==> flow/design.v <==
`default_nettype none
module as2650(
	input clk,
	input rst,
	input [7:0] bus_in,
	output [7:0] bus_out,
	output le_lo,
	output le_hi,
	output OEb,
	output WEb,
	output bus_dir,
	output IOC,
	output IOD,
	input [6:0] irqs,
	output flag,
	input sense,
	output reg [7:0] ext_io_addr,
	output reg io_bus_cyc,
	output reg io_bus_we,
	output reg [7:0] io_bus_out,
	input [7:0] io_bus_in,
	output [7:0] debug_psl,
	output [7:0] debug_psu,
	output [32:0] la_data_out,
	input wb_hidden_rom_enable,
	output reg cpu_hidden_rom_enable,
	output WE_ram
);
reg trap;
reg [7:0] irqs_latch;
wire [2:0] irq_num = irqs_latch[7] ? 3'h7 : (irqs_latch[6] ? 3'h6 : (irqs_latch[5] ? 3'h5 : (irqs_latch[4] ? 3'h4 : (irqs_latch[3] ? 3'h3 : (irqs_latch[2] ? 3'h2 : (irqs_latch[1] ? 3'h1 : 3'h0))))));
reg [7:0] regs [7:0];
reg [7:0] psu;
assign debug_psu = psu;
assign flag = psu[6];
reg [7:0] psl;
assign debug_psl = psl;
reg [15:0] stack [15:0];
wire [15:0] TOS = stack[psu[3:0] - 1];
reg [12:0] PC;
reg [2:0] page_reg; 
reg [11:0] ivectors_base;
reg [15:0] last_addr;
reg [3:0] cycle;
reg [7:0] insin;
reg [15:0] instruction_args_latch;
reg extend;
reg [1:0] warmup;
reg halted;
wire reset = rst || warmup;
reg indirect_cyc;
reg [1:0] indexed_cyc;
reg [15:0] indirect_target;
reg relative_cyc;
wire [7:0] instruction = cycle == FETCH ? bus_in : insin;
localparam FETCH = 0;
localparam PARAM1 = 1;
localparam PARAM2 = 2;
localparam DATA1 = 3;
localparam IO1 = 4;
localparam IO2 = 5;
localparam INVALID = 6;
localparam HALT = 7;
localparam EXT_IO1 = 8;
localparam EXT_IO2 = 9;
localparam EXT_IO3 = 10;
localparam EXT_IO4 = 11;
localparam INTERRUPT_ACTION1 = 12;
wire [7:0] reg_plus_1 = instr_reg_v + 1;
wire [7:0] reg_minus_1 = instr_reg_v - 1;
wire [1:0] index_control = extend ? 2'b11 : indexed_cyc;
wire [7:0] index = instr_reg_v;
wire is_data_fetch_cycle = relative_cyc || indirect_cyc || cycle == DATA1 || is_interrupt_cycle;
wire is_interrupt_cycle = cycle == INTERRUPT_ACTION1;
wire is_instr_fetch_cycle = (cycle == FETCH || cycle == PARAM1 || cycle == PARAM2) && !is_data_fetch_cycle;
wire le_lo_act = (is_instr_fetch_cycle || is_data_fetch_cycle) && (requested_addr[7:0] != last_addr[7:0] && requested_addr[15:8] == last_addr[15:8]) && !IO_cyc;
assign le_lo = le_lo_act && !reset;
wire le_hi_act = (is_instr_fetch_cycle || is_data_fetch_cycle) && (requested_addr[15:8] != last_addr[15:8]) && !IO_cyc;
assign le_hi = le_hi_act && !reset;
wire [15:0] requested_addr = (cycle == DATA1
								? (indirect_cyc || extend ? instruction_args_latch : {page_reg, instruction_args_latch[12:0]})
								: (is_instr_fetch_cycle ? {page_reg, PC} : (indirect_cyc || relative_cyc ? indirect_target : 0))
									+ (!is_instr_fetch_cycle && cycle == PARAM2 ? 1 : 0))
								+ (indexed_data1 ? index : 0);
wire write_cyc = cycle == DATA1 && is_store || (cycle == PARAM1 && relative_cyc && is_store);
assign OEb = !(((is_instr_fetch_cycle || is_data_fetch_cycle) && last_addr == requested_addr) || (IO_cyc && is_IO_READ)) || reset || write_cyc;
assign WE_ram = write_cyc && !reset && (last_addr == requested_addr);
assign WEb = !(write_cyc || (is_IO_WRITE && cycle == IO1)) || reset || (last_addr != requested_addr && !IO_cyc);
assign bus_out = is_IO_WRITE && IO_cyc ? instr_reg_v : (le_lo_act ? requested_addr[7:0] : (le_hi_act ? requested_addr[15:8] : alu_instr_reg));
assign bus_dir = !(!WEb || le_lo_act || le_hi_act || (is_IO_WRITE && IO_cyc)) || reset;
wire IO_cyc = cycle == IO1 || cycle == IO2;
assign IOC = IO_cyc && !insin[6];
assign IOD = IO_cyc && insin[6];
wire is_RETURN = (instruction[7:2] == 6'b000101 || instruction[7:2] == 6'b001101) && !extend;
wire is_DAR = instruction[7:2] == 6'b100101 && !extend;
wire is_CLR = instruction[7:2] == 6'h31 && !extend;
wire is_EXT = instruction == 8'hB7 && !extend;
wire is_HALT = instruction == 8'h40 && !extend;
wire is_NOP = instruction == 8'hC0 && !extend;
wire is_XCHG = instruction == 8'h91 && !extend;
wire is_MUL = instruction == 8'h90 && !extend;
wire is_ZBR = (instruction == 8'h9B || instruction == 8'hBB) && !extend;
wire is_BXA = (instruction == 8'h9F || instruction == 8'hBF) && !extend;
wire is_LPS = instruction[7:1] == 7'h49 && !extend;
wire is_SPS = instruction[7:1] == 7'h09 && !extend;
wire is_BRANCH = instruction[4:3] == 2'b11;
wire needs_param = (instruction[3:2] == 2'b01 || instruction[3:2] == 2'b10) && !is_RETURN && !is_DAR && !is_CLR && !is_EXT && !extend;
wire needs_2_param = instruction[3:2] == 2'b11 || (extend && instruction[3:2] == 2'b10);
wire is_indexed = ((instruction[3:2] == 2'b11 && instruction_args_latch[14:13] != 2'b00) && !is_BRANCH && !indirect_cyc && !extend) || (extend && (instruction[7:2] == 6'h03 || instruction[7:2] == 6'h33));
wire is_indirect_pre = (instruction[3:2] == 2'b10 || instruction[3:2] == 2'b11) && !indirect_cyc && !extend;
wire is_indirect_p1 = bus_in[7] && is_indirect_pre;
wire is_indirect_p2 = instruction_args_latch[15] && is_indirect_pre;
wire is_store = (instruction[7:4] == 4'hC && !is_NOP && !extend) || (instruction[7:3] == 5'h19 && extend);
wire is_COM = instruction[7:4] == 4'hE && !extend;
wire is_ALU_op = !instruction[4] && !is_store && !is_HALT && !is_COM && (!extend || instruction[3] == 1);
wire is_immediate = instruction[3:2] == 2'b01;
wire is_zero_reg = instruction[3:2] == 2'b00;
wire is_add_sub = instruction[7:5] == 3'h4 || instruction[7:5] == 3'h5;
wire is_relative = instruction[3:2] == 2'b10;
wire is_PUSH = instruction == 8'h10 && !extend;
wire is_POP = instruction == 8'h11 && !extend;
wire is_TPS = instruction[7:1] == 7'h5A && !extend;
wire is_CPS = instruction[7:1] == 7'h3A && !extend;
wire is_PPS = instruction[7:1] == 7'h3B && !extend;
wire is_RRR = instruction[7:2] == 6'h14 && !extend;
wire is_RRL = instruction[7:2] == 6'h34 && !extend;
wire is_TMI = instruction[7:2] == 6'h3D && !extend;
wire is_IO_READ = (instruction[7:2] == 6'h0C || instruction[7:2] == 6'h1C) && !extend;
wire is_IO_WRITE = (instruction[7:2] == 6'h2C || instruction[7:2] == 6'h3C) && !extend;
wire is_CPL = instruction[7:2] == 6'h38 && extend;
wire is_PSHS = instruction == 8'h10 && extend;
wire is_POPS = instruction == 8'h11 && extend;
wire is_SVB = instruction == 8'h12 && extend;
wire is_CHRP = instruction == 8'h13 && extend;
wire is_EXT_IO = (instruction[7:2] == 6'h15 || instruction[7:2] == 6'h35) && !extend;
wire is_TRAP = instruction == 8'h90 && extend;
wire is_CLRT = instruction == 8'h91 && extend;
wire is_LIR = instruction == 8'h92 && extend;
wire is_SIR = instruction == 8'h93 && extend;
wire [2:0] instr_reg_a = {psl[4], instruction[1:0]};
wire [7:0] instr_reg_v = regs[instr_reg_a];
wire [12:0] relative_eff_address_pre = PC + 1 + {bus_in[6], bus_in[6], bus_in[6], bus_in[6], bus_in[6], bus_in[6], bus_in[6:0]};
wire [15:0] relative_eff_address = {page_reg, relative_eff_address_pre};
wire is_CC_BRANCH = instruction[7:4] == 4'h1 || instruction[7:4] == 4'h3 || instruction[7:4] == 4'h9 || instruction[7:4] == 4'hB;
wire is_REG_BRANCH = !is_CC_BRANCH;
wire is_BRANCH_SUB = instruction[7:4] != 4'hF && instruction[5:4] == 2'b11;
wire [7:0] branch_compare_reg = instruction[7:4] == 4'hD ? reg_plus_1 : (instruction[7:4] == 4'hF ? reg_minus_1 : instr_reg_v);
wire should_branch = (is_CC_BRANCH && instruction[7] && psl[7:6] != instruction[1:0]) || (is_CC_BRANCH && !instruction[7] && instruction[1:0] == 2'b11) || (is_CC_BRANCH && !instruction[7] && psl[7:6] == instruction[1:0] || (is_REG_BRANCH && branch_compare_reg != 8'h00)) || is_ZBR || is_BXA;
wire [15:0] zbr_target = {(bus_in[6] ? 10'b0000000111 : 10'h000), bus_in[5:0]};
wire [2:0] r0_a = {psl[4], 2'b00};
wire [2:0] r1_a = {psl[4], 2'b01};
wire [2:0] r2_a = {psl[4], 2'b10};
wire [2:0] r3_a = {psl[4], 2'b11};
assign la_data_out = {halted, regs[r3_a], regs[r2_a], regs[r1_a], regs[r0_a]};
wire [15:0] mul_res = regs[r0_a] * regs[r1_a];
wire [7:0] rrr = psl[3] ? {psl[0], instr_reg_v[7:1]} : {instr_reg_v[0], instr_reg_v[7:1]};
wire [7:0] rrl = psl[3] ? {instr_reg_v[6:0], psl[0]} : {instr_reg_v[6:0], instr_reg_v[7]};
wire indexed_data1 = indexed_cyc && cycle == DATA1;
wire [7:0] alu_instr_reg = indexed_data1 ? regs[r0_a] : instr_reg_v;
wire [7:0] alu_input1 = is_zero_reg ? regs[r0_a] : alu_instr_reg;
wire [7:0] alu_input2 = is_zero_reg ? instr_reg_v : bus_in;
wire [2:0] alu_op = instruction[7:5];
reg [8:0] alu_next;
always @(*) begin
	case(alu_op)
		1: alu_next = {psl[0], alu_input1 ^ alu_input2};
		2: alu_next = {psl[0], alu_input1 & alu_input2};
		3: alu_next = {psl[0], alu_input1 | alu_input2};
		4: alu_next = {1'b0, alu_input1} + {1'b0, alu_input2} + {8'h00, (psl[3] && psl[0])};
		5: alu_next = {1'b0, alu_input1} + {1'b0, ~alu_input2} + {8'h00, (!psl[3] || psl[0])};
		default: alu_next = {psl[0], alu_input2};
	endcase
end
wire next_idc = alu_next[4] != alu_input1[4] ^ (instruction[7:5] == 5 ? ~alu_input2[4] : alu_input2[4]);
wire next_ovf = alu_input1[7] == alu_input2[7] && alu_next[7] != alu_input1[7];
always @(posedge clk) begin
	if(rst || (warmup != 0)) begin
		psl <= 8'h00;
		psu <= 8'h20;  
		cycle <= 4'h0;
		last_addr <= 16'hAAAA;
		insin <= 8'h00;
		instruction_args_latch <= 16'h0000;
		PC <= 13'h0000;
		extend <= 1'b0;
		warmup <= rst ? 2'b11 : warmup - 1;
		halted <= 1'b0;
		indirect_cyc <= 1'b0;
		indirect_target <= 16'h0000;
		relative_cyc <= 1'b0;
		regs[0] <= 8'h00;
		regs[1] <= 8'h00;
		regs[2] <= 8'h00;
		regs[3] <= 8'h00;
		regs[4] <= 8'h00;
		regs[5] <= 8'h00;
		regs[6] <= 8'h00;
		regs[7] <= 8'h00;
		indexed_cyc <= 2'b00;
		page_reg <= 3'b000;
		ivectors_base <= 12'h000;
		chirp_ptr <= 3'b000;
		ext_io_addr <= 8'h00;
		io_bus_cyc <= 1'b0;
		io_bus_we <= 1'b0;
		io_bus_out <= 8'h00;
		trap <= 1'b0;
		cpu_hidden_rom_enable <= wb_hidden_rom_enable;
	end else begin
		psu[7] <= sense;
		if(psl[4]) regs[3'b000] <= regs[3'b100];
		else regs[3'b100] <= regs[3'b000];
		if(le_lo_act) last_addr[7:0] <= requested_addr[7:0];
		if(le_hi_act) last_addr[15:8] <= requested_addr[15:8];
		if(cycle == FETCH) begin
			indirect_cyc <= 1'b0;
			relative_cyc <= 1'b0;
			indexed_cyc <= 2'b00;
			instruction_args_latch <= 16'h0000;
			if(last_addr == requested_addr) begin
				PC <= PC + 1;
				insin <= bus_in;
				if(is_LIR) begin
					instruction_args_latch <= {regs[r3_a], regs[r2_a]};
					cycle <= DATA1;
					extend <= 1'b0;
					insin <= 8'h0C;
				end else if(is_SIR) begin
					instruction_args_latch <= {regs[r3_a], regs[r2_a]};
					cycle <= DATA1;
					extend <= 1'b0;
					insin <= 8'hCC;
				end else if(needs_param || needs_2_param) begin
					if(is_BRANCH && !should_branch) begin
						PC <= PC + (needs_2_param ? 3 : 2);
						cycle <= FETCH;
						if(is_REG_BRANCH) regs[instr_reg_a] <= branch_compare_reg;
					end else cycle <= PARAM1;
				end else begin
					if(is_HALT) halted <= 1'b1;
					extend <= is_EXT;
					if(is_CPL) begin
						regs[instr_reg_a] <= ~instr_reg_v;
					end
					if(is_TRAP) begin
						trap <= 1'b1;
					end
					if(is_CLRT) begin
						trap <= 1'b0;
					end
					if(is_XCHG) begin
						regs[r0_a] <= regs[r1_a];
						regs[r1_a] <= regs[r0_a];
					end
					if(is_PUSH) begin
						stack[psu[3:0]] <= {regs[r1_a], regs[r0_a]};
						psu[3:0] <= psu[3:0] + 1;
					end
					if(is_POP) begin
						regs[r0_a] <= TOS[7:0];
						regs[r1_a] <= TOS[15:8];
						psu[3:0] <= psu[3:0] - 1;
					end
					if(is_PSHS) begin
						stack[psu[3:0]] <= {psu, psl};
						psu[3:0] <= psu[3:0] + 1;
					end
					if(is_POPS) begin
						psl <= TOS[7:0];
						psu <= {TOS[15:12], psu[3:0] - 4'b0001};
					end
					if(is_SVB) begin
						ivectors_base <= {regs[r1_a], regs[r0_a][7:4]};
					end
					if(is_CHRP) begin
						regs[r0_a] <= {1'b0, chirpchar};
						chirp_ptr <= chirp_ptr + 1;
						psl[7:6] <= 2'b01;
					end
					if(is_CLR) begin
						regs[instr_reg_a] <= 8'h00;
					end
					if(is_RETURN) begin
						if(instruction[1:0] == 2'b11 || instruction[1:0] == psl[7:6]) begin
							PC <= TOS[12:0];
							page_reg <= TOS[15:13];
							psu[3:0] <= psu[3:0] - 1;
							if(instruction[5]) psu[5] <= 1'b0;
						end
					end
					if(is_MUL) begin
						regs[r0_a] <= mul_res[7:0];
						regs[r1_a] <= mul_res[15:8];
						psl[7:6] <= mul_res > 32767 ? 'b10 : (mul_res != 0 ? 'b01 : 'b00);
					end
					if(is_COM && is_zero_reg) begin
						perform_compare(regs[r0_a], regs[instr_reg_a]);
					end else if(is_ALU_op && is_zero_reg) begin
						perform_alu_op(r0_a);
					end else if(is_store && !is_NOP && is_zero_reg) begin
						regs[instr_reg_a] <= regs[r0_a];
						set_cc_for(regs[r0_a]);
					end 
					if(is_DAR) begin
						regs[instr_reg_a] <= {regs[instr_reg_a][7:4] + (psl[0] ? 4'h0 : 4'hA), regs[instr_reg_a][3:0] + (psl[5] ? 4'h0 : 4'hA)};
					end 
					if(is_RRR) begin
						if(psl[3]) begin
							psl[0] <= instr_reg_v[0];
							psl[5] <= instr_reg_v[6];
						end
						set_cc_for(rrr);
						regs[instr_reg_a] <= rrr;
					end 
					if(is_RRL) begin
						if(psl[3]) begin
							psl[0] <= instr_reg_v[7];
							psl[5] <= instr_reg_v[4];
						end
						set_cc_for(rrl);
						regs[instr_reg_a] <= rrl;
					end
					if(is_LPS) begin
						if(instruction[0]) psl <= regs[r0_a];
						else psu <= regs[r0_a];
					end
					if(is_SPS) begin
						if(instruction[0]) begin
							regs[r0_a] <= psl;
							set_cc_for(psl);
						end else begin
							regs[r0_a] <= psu;
							set_cc_for(psu);
						end
					end
					cycle <= is_HALT ? HALT : (is_IO_READ || is_IO_WRITE ? IO1 : FETCH);
				end
			end
		end
		if(cycle == PARAM1) begin
			if(last_addr == requested_addr) begin
				if(is_instr_fetch_cycle) PC <= PC + 1;
				if(is_immediate || relative_cyc) begin
					if(is_store) begin
					end else if(is_ALU_op) begin
						perform_alu_op(instr_reg_a);
					end else begin
						if(is_TPS) begin
							if(((instruction[0] ? psl : psu) & bus_in) == bus_in) psl[7:6] <= 2'b00;
							else psl[7:6] <= 2'b01;
						end
						if(is_CPS) begin
							if(instruction[0]) psl <= psl & ~bus_in;
							else psu <= psu & ~bus_in;
						end
						if(is_PPS) begin
							if(instruction[0]) psl <= psl | bus_in;
							else psu <= psu | bus_in;
						end
						if(is_EXT_IO) begin
							ext_io_addr <= bus_in;
						end
						if(is_COM) begin
							perform_compare(alu_instr_reg, bus_in);
						end
						if(is_TMI) begin
							if((instr_reg_v & bus_in) == instr_reg_v) psl[7:6] <= 2'b00;
							else psl[7:6] <= 2'b01;
						end
					end
					cycle <= is_EXT_IO ? EXT_IO1 : FETCH;
					extend <= 1'b0;
					relative_cyc <= 1'b0;
				end else if(needs_2_param || indirect_cyc) begin
					cycle <= PARAM2;
				end else if(is_relative && is_indirect_p1) begin
					indirect_target <= is_ZBR ? zbr_target : relative_eff_address;
					indirect_cyc <= 1'b1;
				end else if(is_relative && !is_indirect_p1) begin
					if(is_BRANCH) begin
						if(is_ZBR) perform_branch(zbr_target);
						else perform_branch(relative_eff_address);
						extend <= 1'b0;
						cycle <= FETCH;
					end else begin
						relative_cyc <= 1'b1;
						indirect_target <= relative_eff_address;
					end
				end
				instruction_args_latch[15:8] <= bus_in;
			end
		end
		if(cycle == PARAM2) begin
			if(last_addr == requested_addr) begin
				if(is_instr_fetch_cycle) PC <= PC + 1;
				if(!indirect_cyc && instruction_args_latch[14:13] != 2'b00 && !is_BRANCH) begin
					indexed_cyc <= is_indexed ? instruction_args_latch[14:13] : 2'b00;
					regs[instr_reg_a] <= !is_indexed || instruction_args_latch[14:13] == 2'b11 || extend ? regs[instr_reg_a] : (instruction_args_latch[14:13] == 2'b01 ? reg_plus_1 : reg_minus_1);
				end
				if(is_indirect_p2 && !indirect_cyc) begin
					indirect_cyc <= 1'b1;
					indirect_target <= is_BRANCH ? {page_reg[2], instruction_args_latch[14:8], bus_in} : {page_reg, instruction_args_latch[12:8], bus_in};
					cycle <= PARAM1;
				end else if(is_BRANCH) begin
					if(instruction == 8'h1F) begin
						cpu_hidden_rom_enable <= 1'b0;
					end
					perform_branch((indirect_cyc || extend ? {instruction_args_latch[15:8], bus_in} : {page_reg[2], instruction_args_latch[14:8], bus_in}) + (is_BXA ? {8'h00, regs[r3_a]} : 16'h0000));
					cycle <= FETCH;
					extend <= 1'b0;
				end else cycle <= DATA1;
				instruction_args_latch[7:0] <= bus_in;
			end
		end
		if(cycle == DATA1) begin
			if(last_addr == requested_addr) begin
				indirect_cyc <= 1'b0;
				indexed_cyc <= 2'b00;
				instruction_args_latch <= 16'h0000;
				if(is_store) begin
				end else if(is_COM) begin
					perform_compare(alu_instr_reg, bus_in);
				end else if(is_ALU_op) begin
					perform_alu_op(indexed_data1 ? r0_a : instr_reg_a);
				end
				cycle <= FETCH;
				extend <= 1'b0;
			end
		end
		if(cycle == IO1) begin
			cycle <= IO2;
		end
		if(cycle == IO2) begin
			if(is_IO_READ) begin
				regs[instr_reg_a] <= bus_in;
				psl[7:6] <= bus_in > 127 ? 2'b10 : (bus_in == 0 ? 2'b00 : 2'b01);
			end
			cycle <= FETCH;
		end
		if(cycle == EXT_IO1) begin
			io_bus_cyc <= 1'b0;
			io_bus_out <= instr_reg_v;
			io_bus_we <= instruction[7];
			cycle <= EXT_IO2;
		end
		if(cycle == EXT_IO2) begin
			io_bus_cyc <= 1'b1;
			cycle <= EXT_IO3;
		end
		if(cycle == EXT_IO3) begin
			cycle <= EXT_IO4;
		end
		if(cycle == EXT_IO4) begin
			io_bus_cyc <= 1'b0;
			if(!instruction[7]) begin
				regs[instr_reg_a] <= io_bus_in;
				set_cc_for(io_bus_in);
			end
			io_bus_we <= 1'b0;
			cycle <= FETCH;
		end
		if(cycle == INTERRUPT_ACTION1) begin
			insin <= 8'h3F;
			indirect_cyc <= 1'b1;
			indirect_target <= {ivectors_base, irq_num, 1'b0};
			psu[5] <= 1'b1;
			cycle <= PARAM1;
		end
		if(cycle == HALT || (cycle == FETCH && last_addr != requested_addr)) begin
			if(irqs != 0 && !psu[5]) begin
				irqs_latch <= {irqs[6], irqs[5], irqs[4], trap, irqs[3], irqs[2], irqs[1], irqs[0]};
				cycle <= INTERRUPT_ACTION1;
			end
		end
	end
end
task set_cc_for(input [7:0] val);
	begin
		psl[7:6] <= val > 127 ? 'b10 : (val != 0 ? 'b01 : 'b00);
	end
endtask
task perform_alu_op(input [2:0] targ_reg);
	begin
		regs[targ_reg] <= alu_next[7:0];
		psl[0] <= alu_next[8];
		set_cc_for(alu_next[7:0]);
		if(is_add_sub) begin
			psl[5] <= next_idc;
			psl[2] <= next_ovf;
		end
	end
endtask
task perform_compare(input [7:0] in1, input [7:0] in2);
	begin
		if(in1 == in2) psl[7:6] <= 2'b00;
		else if(psl[1] || in1[7] == in2[7]) begin
			if(in1 > in2) psl[7:6] <= 2'b01;
			else if(in1 < in2) psl[7:6] <= 2'b10;
		end else psl[7:6] <= in1[7] ? 2'b10 : 2'b01;
	end
endtask
task perform_branch(input [15:0] target);
	begin
			if(is_BRANCH_SUB) begin
				stack[psu[3:0]] <= {page_reg, indirect_cyc || is_interrupt_cycle ? PC : PC + 13'h0001};
				psu[3:0] <= psu[3:0] + 1;
			end
			PC <= target[12:0];
			page_reg <= target[15:13];
			if(is_REG_BRANCH) regs[instr_reg_a] <= branch_compare_reg;
	end
endtask
reg [2:0] chirp_ptr;
reg [6:0] chirpchar;
always @(*) begin
	case(chirp_ptr)
		0: chirpchar = 7'h43;
		1: chirpchar = 7'h68;
		2: chirpchar = 7'h69;
		3: chirpchar = 7'h72;
		4: chirpchar = 7'h70;
		5: chirpchar = 7'h21;
		6: chirpchar = 13;
		7: chirpchar = 10;
	endcase
end
endmodule
Step by step through the tools: as2650. The steps from the RTL of as2650 to its reports follow in flow order. Line numbers count from 1 in the design file above. Operators: Yosys type, input widths -> output width; for muxes data width and select width s. Library cell names are shortened. The mark n/a stands for no value.

Top module: as2650. Clock input: clk. Cell library: sky130hd. Timing corner: tt_025C_1v80.

Elaborated design. Counts by Yosys on the flattened word-level netlist (proc, flatten, opt, wreduce; memories kept). Print and check cells are left out. Memory sizes are those after Yosys's memory passes, which may raise the word count (mostly to a power of two), join words into wider ones and drop unused or constant bits.

The entry for elaborated cells reads 1352. For bits in writable memories the number is 320. For memory bits (read-only) the number is 56. For register bits the number is 143. Memories: 3.

Under equality and inequality tests stands 89. Under add/sub/neg operators stands 20. The figure for bitwise logic cells is 45. The figure for reductions and logical operators is 216. The entry for mux-type cells reads 928. Under magnitude comparators stands 13. The entry for multiply operators reads 1.

Memories: stack (depth 16, width 16, RTL line 38) `reg [15:0] stack [15:0];`; regs (depth 8, width 8, RTL line 32) `reg [7:0] regs [7:0];`; (name not given) (depth 8, width 7, RTL line 516) `case(chirp_ptr)`.

Operators with widths (count): $mux 8 (221); $mux 16 (59); $mux 1 (431); $mux 13 (23); $mux 4 (57); $mux 2 (90); $mul 8x8->16 (1); $mux 3 (42); $logic_and 1x1->1 (97); $eq 8x8->1 const B (10); $gt 8x7->1 const B (8); $reduce_bool 8->1 (8); $logic_or 1x1->1 (54); $eq 6x6->1 const B (9); $pmux 9 s5 (1); $eq 4x4->1 const B (11); $eq 8x5->1 const B (5); $eq 8x8->1 (5); $and 8x8->8 (5); $add 16x8->16 (2); $reduce_and 6->1 (5); $logic_not 1->1 (28); $add 13x1->13 const B (2); $or 1x1->1 (25); $or 8x8->8 (3); $not 8->8 (3); $reduce_bool 2->1 (10); $eq 6x5->1 const B (3).

Not listed: further kinds 57, cells in them 94.

Longest topological paths. Yosys ltp: most cells in a row. Word level: on the elaborated netlist, between registers, memories and ports. Mapped: between sequential cells and ports; inverters and the memories' decode and read muxes count.

Under depth after elaboration stands 54. Under ABC_AREA stands 0. For gate-level depth with buffers the number is 32. Gate-level depth less buffers: 27.

Netlist. Yosys stat after the flow's synthesis: flattened, memories mapped to cells. It holds for the ABC_AREA given above (unset counts as 0); a run with the other value may have another netlist.

Cells by type: edfxtp_1 (count 330, total area 9.91E+03 um^2); dfxtp_1 (count 147, total area 2.94E+03 um^2); ha_1 (count 128, total area 1.6E+03 um^2); mux4_2 (count 70, total area 1.58E+03 um^2); nor2_1 (count 421, total area 1.58E+03 um^2); a21oi_1 (count 299, total area 1.5E+03 um^2); nand2_1 (count 360, total area 1.35E+03 um^2); mux2i_1 (count 109, total area 1.09E+03 um^2); o21ai_0 (count 205, total area 1.03E+03 um^2); fa_1 (count 43, total area 860.826 um^2); xnor2_1 (count 89, total area 779.498 um^2); clkbuf_1 (count 194, total area 728.198 um^2); inv_1 (count 173, total area 649.373 um^2); nand3_1 (count 124, total area 620.595 um^2); mux2_2 (count 48, total area 540.518 um^2); o211ai_1 (count 67, total area 502.982 um^2); nor3_1 (count 96, total area 480.461 um^2); a211oi_1 (count 62, total area 465.446 um^2).

Other cell types: 74; their cells: 813.

Mapped area: 34144.0 um^2. The figure for mapped flip-flops is 477. For standard cells after synthesis the number is 3778.

Worst setup path after synthesis. Path of least setup slack by OpenSTA after synthesis, without wires, with an ideal clock, recovery checks aside; 20% of the period is set as input and as output delay. Where synthesis merged equal registers, the netlist keeps one of their names.

Path type: input port to output port. Start: input port bus_in[0]. End: output port bus_out[5]. Required time: 12.800 ns. For arrival the number is 8.417 ns. The figure for launch time at the first pin is 3.200 ns. The entry for path delay reads 5.217 ns. Under path slack stands 4.383 ns. Driving pins on the path: 23. The figure for path buffers is 5. Input delay: 3.200 ns. The entry for period reads 16.0 ns. The entry for synthesis period reached reads 11.617 ns.

"path delay" = arrival - input delay + setup time. A path that ends at an output port has no setup time. "driving pins on the path" counts driving pins, that of a launching flip-flop among them; a cell with two outputs on the path counts twice. "synthesis period reached" is the clock period less the worst setup slack; recovery checks do not enter. This is arithmetic on one report: input and output delays are still those of the set period (20% each). The rows between start and end are the longest chain of elaborated cells between them; the timing report does not say that the signal goes this way. Where chains are equally long, one stands for them. Each line given opens the expression or statement behind the cell; cells for indexed reads and writes are added by Yosys, which also makes memories of some case tables. The chain passes a memory read, where the word-level depth is cut; so it can be longer than that depth.

Path through: mux2_2 mux4_2 mux2i_1 clkbuf_1 buf_1 nor2_1 ha_1 o21ai_0 o21a_1 o31ai_1 o31ai_1 nor3_1 xnor3_1 and3b_1 and4_1 buf_2 buf_1 nor2_1 buf_2 nand2_1 o211ai_1 o211ai_1 o21ai_0. The figure for length of the longest elaborated chain is 10. For elaborated cells on any way between the ends the number is 16. The entry for RTL lines with such cells reads 8. Classes of those cells: 1 x add/sub; 3 x eq/ne; 6 x mux; 5 x reduce/logical; 1 x memory.

RTL lines, path post-synthesis: from (decl) (RTL line 5) `input [7:0] bus_in,`; $mux 8 (RTL line 55) `wire [7:0] instruction = cycle == FETCH ? bus_in : insin;`; $mem_v2 8x8 (RTL line 32) `reg [7:0] regs [7:0];`; $mux 8 (RTL line 84) `+ (indexed_data1 ? index : 0);`; $add 16x8->16 (RTL line 80) `wire [15:0] requested_addr = (cycle == DATA1`; $ne 8x8->1 (RTL line 78) `wire le_hi_act = (is_instr_fetch_cycle || is_data_fetch_cycle) && (requested_addr[15:8] != last_addr[15:8]) && ...`; $logic_and 1x1->1 x2 (RTL line 78); $mux 8 x3 (RTL line 89) `assign bus_out = is_IO_WRITE && IO_cyc ? instr_reg_v : (le_lo_act ? requested_addr[7:0] : (le_hi_act ? request ...`; to (decl) (RTL line 6) `output [7:0] bus_out,`.

Timing after layout. From the final timing report of run C: the path of least setup slack in the routed layout; clock arrival at registers is part of the times.

Path type: input port to output port. Start: input port bus_in[0]. End: output port bus_out[5]. The entry for period reads 14.6 ns. The figure for path buffers is 5. Required time: 11.68 ns. Under path slack stands 1.30 ns. Input delay: 2.92 ns. Driving pins on the path: 23. The figure for launch time at the first pin is 2.92 ns. For arrival the number is 10.38 ns.

The rows between start and end are the longest chain of elaborated cells between them; the timing report does not say that the signal goes this way. Where chains are equally long, one stands for them. The chain passes a memory read, where the word-level depth is cut; so it can be longer than that depth.

Path through: clkdlybuf4s50_1 mux2_2 buf_4 mux4_2 mux2i_2 buf_4 nor2_1 ha_1 o21ai_0 o21a_1 o31ai_1 a311oi_1 o31ai_1 xor2_1 o211a_1 and4_1 buf_4 nor2_1 nand2_1 o211ai_1 o211ai_1 o21ai_0 clkdlybuf4s50_1. The figure for length of the longest elaborated chain is 10. For elaborated cells on any way between the ends the number is 16. The entry for RTL lines with such cells reads 8. Classes of those cells: 1 x add/sub; 3 x eq/ne; 6 x mux; 5 x reduce/logical; 1 x memory.

RTL lines, path after layout: from (decl) (RTL line 5) `input [7:0] bus_in,`; $mux 8 (RTL line 55) `wire [7:0] instruction = cycle == FETCH ? bus_in : insin;`; $mem_v2 8x8 (RTL line 32) `reg [7:0] regs [7:0];`; $mux 8 (RTL line 84) `+ (indexed_data1 ? index : 0);`; $add 16x8->16 (RTL line 80) `wire [15:0] requested_addr = (cycle == DATA1`; $ne 8x8->1 (RTL line 78) `wire le_hi_act = (is_instr_fetch_cycle || is_data_fetch_cycle) && (requested_addr[15:8] != last_addr[15:8]) && ...`; $logic_and 1x1->1 x2 (RTL line 78); $mux 8 x3 (RTL line 89) `assign bus_out = is_IO_WRITE && IO_cyc ? instr_reg_v : (le_lo_act ? requested_addr[7:0] : (le_hi_act ? request ...`; to (decl) (RTL line 6) `output [7:0] bus_out,`.

Subject: flow runs of as2650

Hi,

Design as2650 on sky130hd. What follows are 3 stored runs of the flow, each under its own settings; their order means nothing. The constraints put input and output delay at 20% of the set period each and load the outputs with 0.01 pF. By "achieved period" is meant the clock period of the run minus its worst setup slack. This is arithmetic on one report: input and output delays are still those of the set period (20% each). "allowed time less slack (worst setup path)": the worst setup path's part of the clock period (all of it between registers, 20% less for each end at a port) less its slack. A launch clock that arrives late makes it longer, a capture clock that arrives late makes it shorter. "power" rests on the timing tool's default activity at the inputs, not on a simulated workload.

Run A has these settings: ABC_AREA 1; CELL_PAD_IN_SITES_GLOBAL_PLACEMENT 3; CORE_UTILIZATION 64; CTS_CLUSTER_SIZE 27; GPL_ROUTABILITY_DRIVEN 1; GPL_TIMING_DRIVEN 1; MAX_ROUTING_LAYER met4; MIN_ROUTING_LAYER met2; PLACE_DENSITY_LB_ADDON 0.02; SETUP_SLACK_MARGIN -0.58; SLEW_MARGIN 10; TNS_END_PERCENT 95; period_ns 16.0; CAP_MARGIN 20; CORE_MARGIN 2. Outcome: unfinished; error FLW-0024 in placement.

Run B has these settings: ABC_AREA 1; CAP_MARGIN 30; CELL_PAD_IN_SITES_DETAIL_PLACEMENT 1; CORE_ASPECT_RATIO 0.67; CORE_MARGIN 5; CORE_UTILIZATION 59; CTS_CLUSTER_SIZE 48; GPL_ROUTABILITY_DRIVEN 0; GPL_TIMING_DRIVEN 1; HOLD_SLACK_MARGIN 0.12; MAX_ROUTING_LAYER met5; MIN_ROUTING_LAYER met1; PLACE_DENSITY_LB_ADDON 0.27; SETUP_SLACK_MARGIN -0.81; SLEW_MARGIN 0; period_ns 14.3. Outcome: unfinished; error GRT-0116 in routing.

Run C has these settings: CORE_UTILIZATION 40; SETUP_SLACK_MARGIN -1.34; period_ns 14.6; CAP_MARGIN 20; CORE_MARGIN 2; SLEW_MARGIN 20. The cell area after synthesis stands at 34144.0 um^2. The measured die footprint is 87713.7 um^2. The measured std-cell area (final layout) is 38953.6 um^2. The utilization after layout stands at 45.9 %. For the setup slack of the critical path the run shows 1.301 ns. The measured total negative setup slack is 0.000 ns. The final worst hold slack stands at 0.456 ns. The power stands at 3216 µW. The achieved period stands at 13.299 ns. The allowed time less slack (worst setup path) is 7.46 ns. Worst setup path kind: input port to output port.

Regards
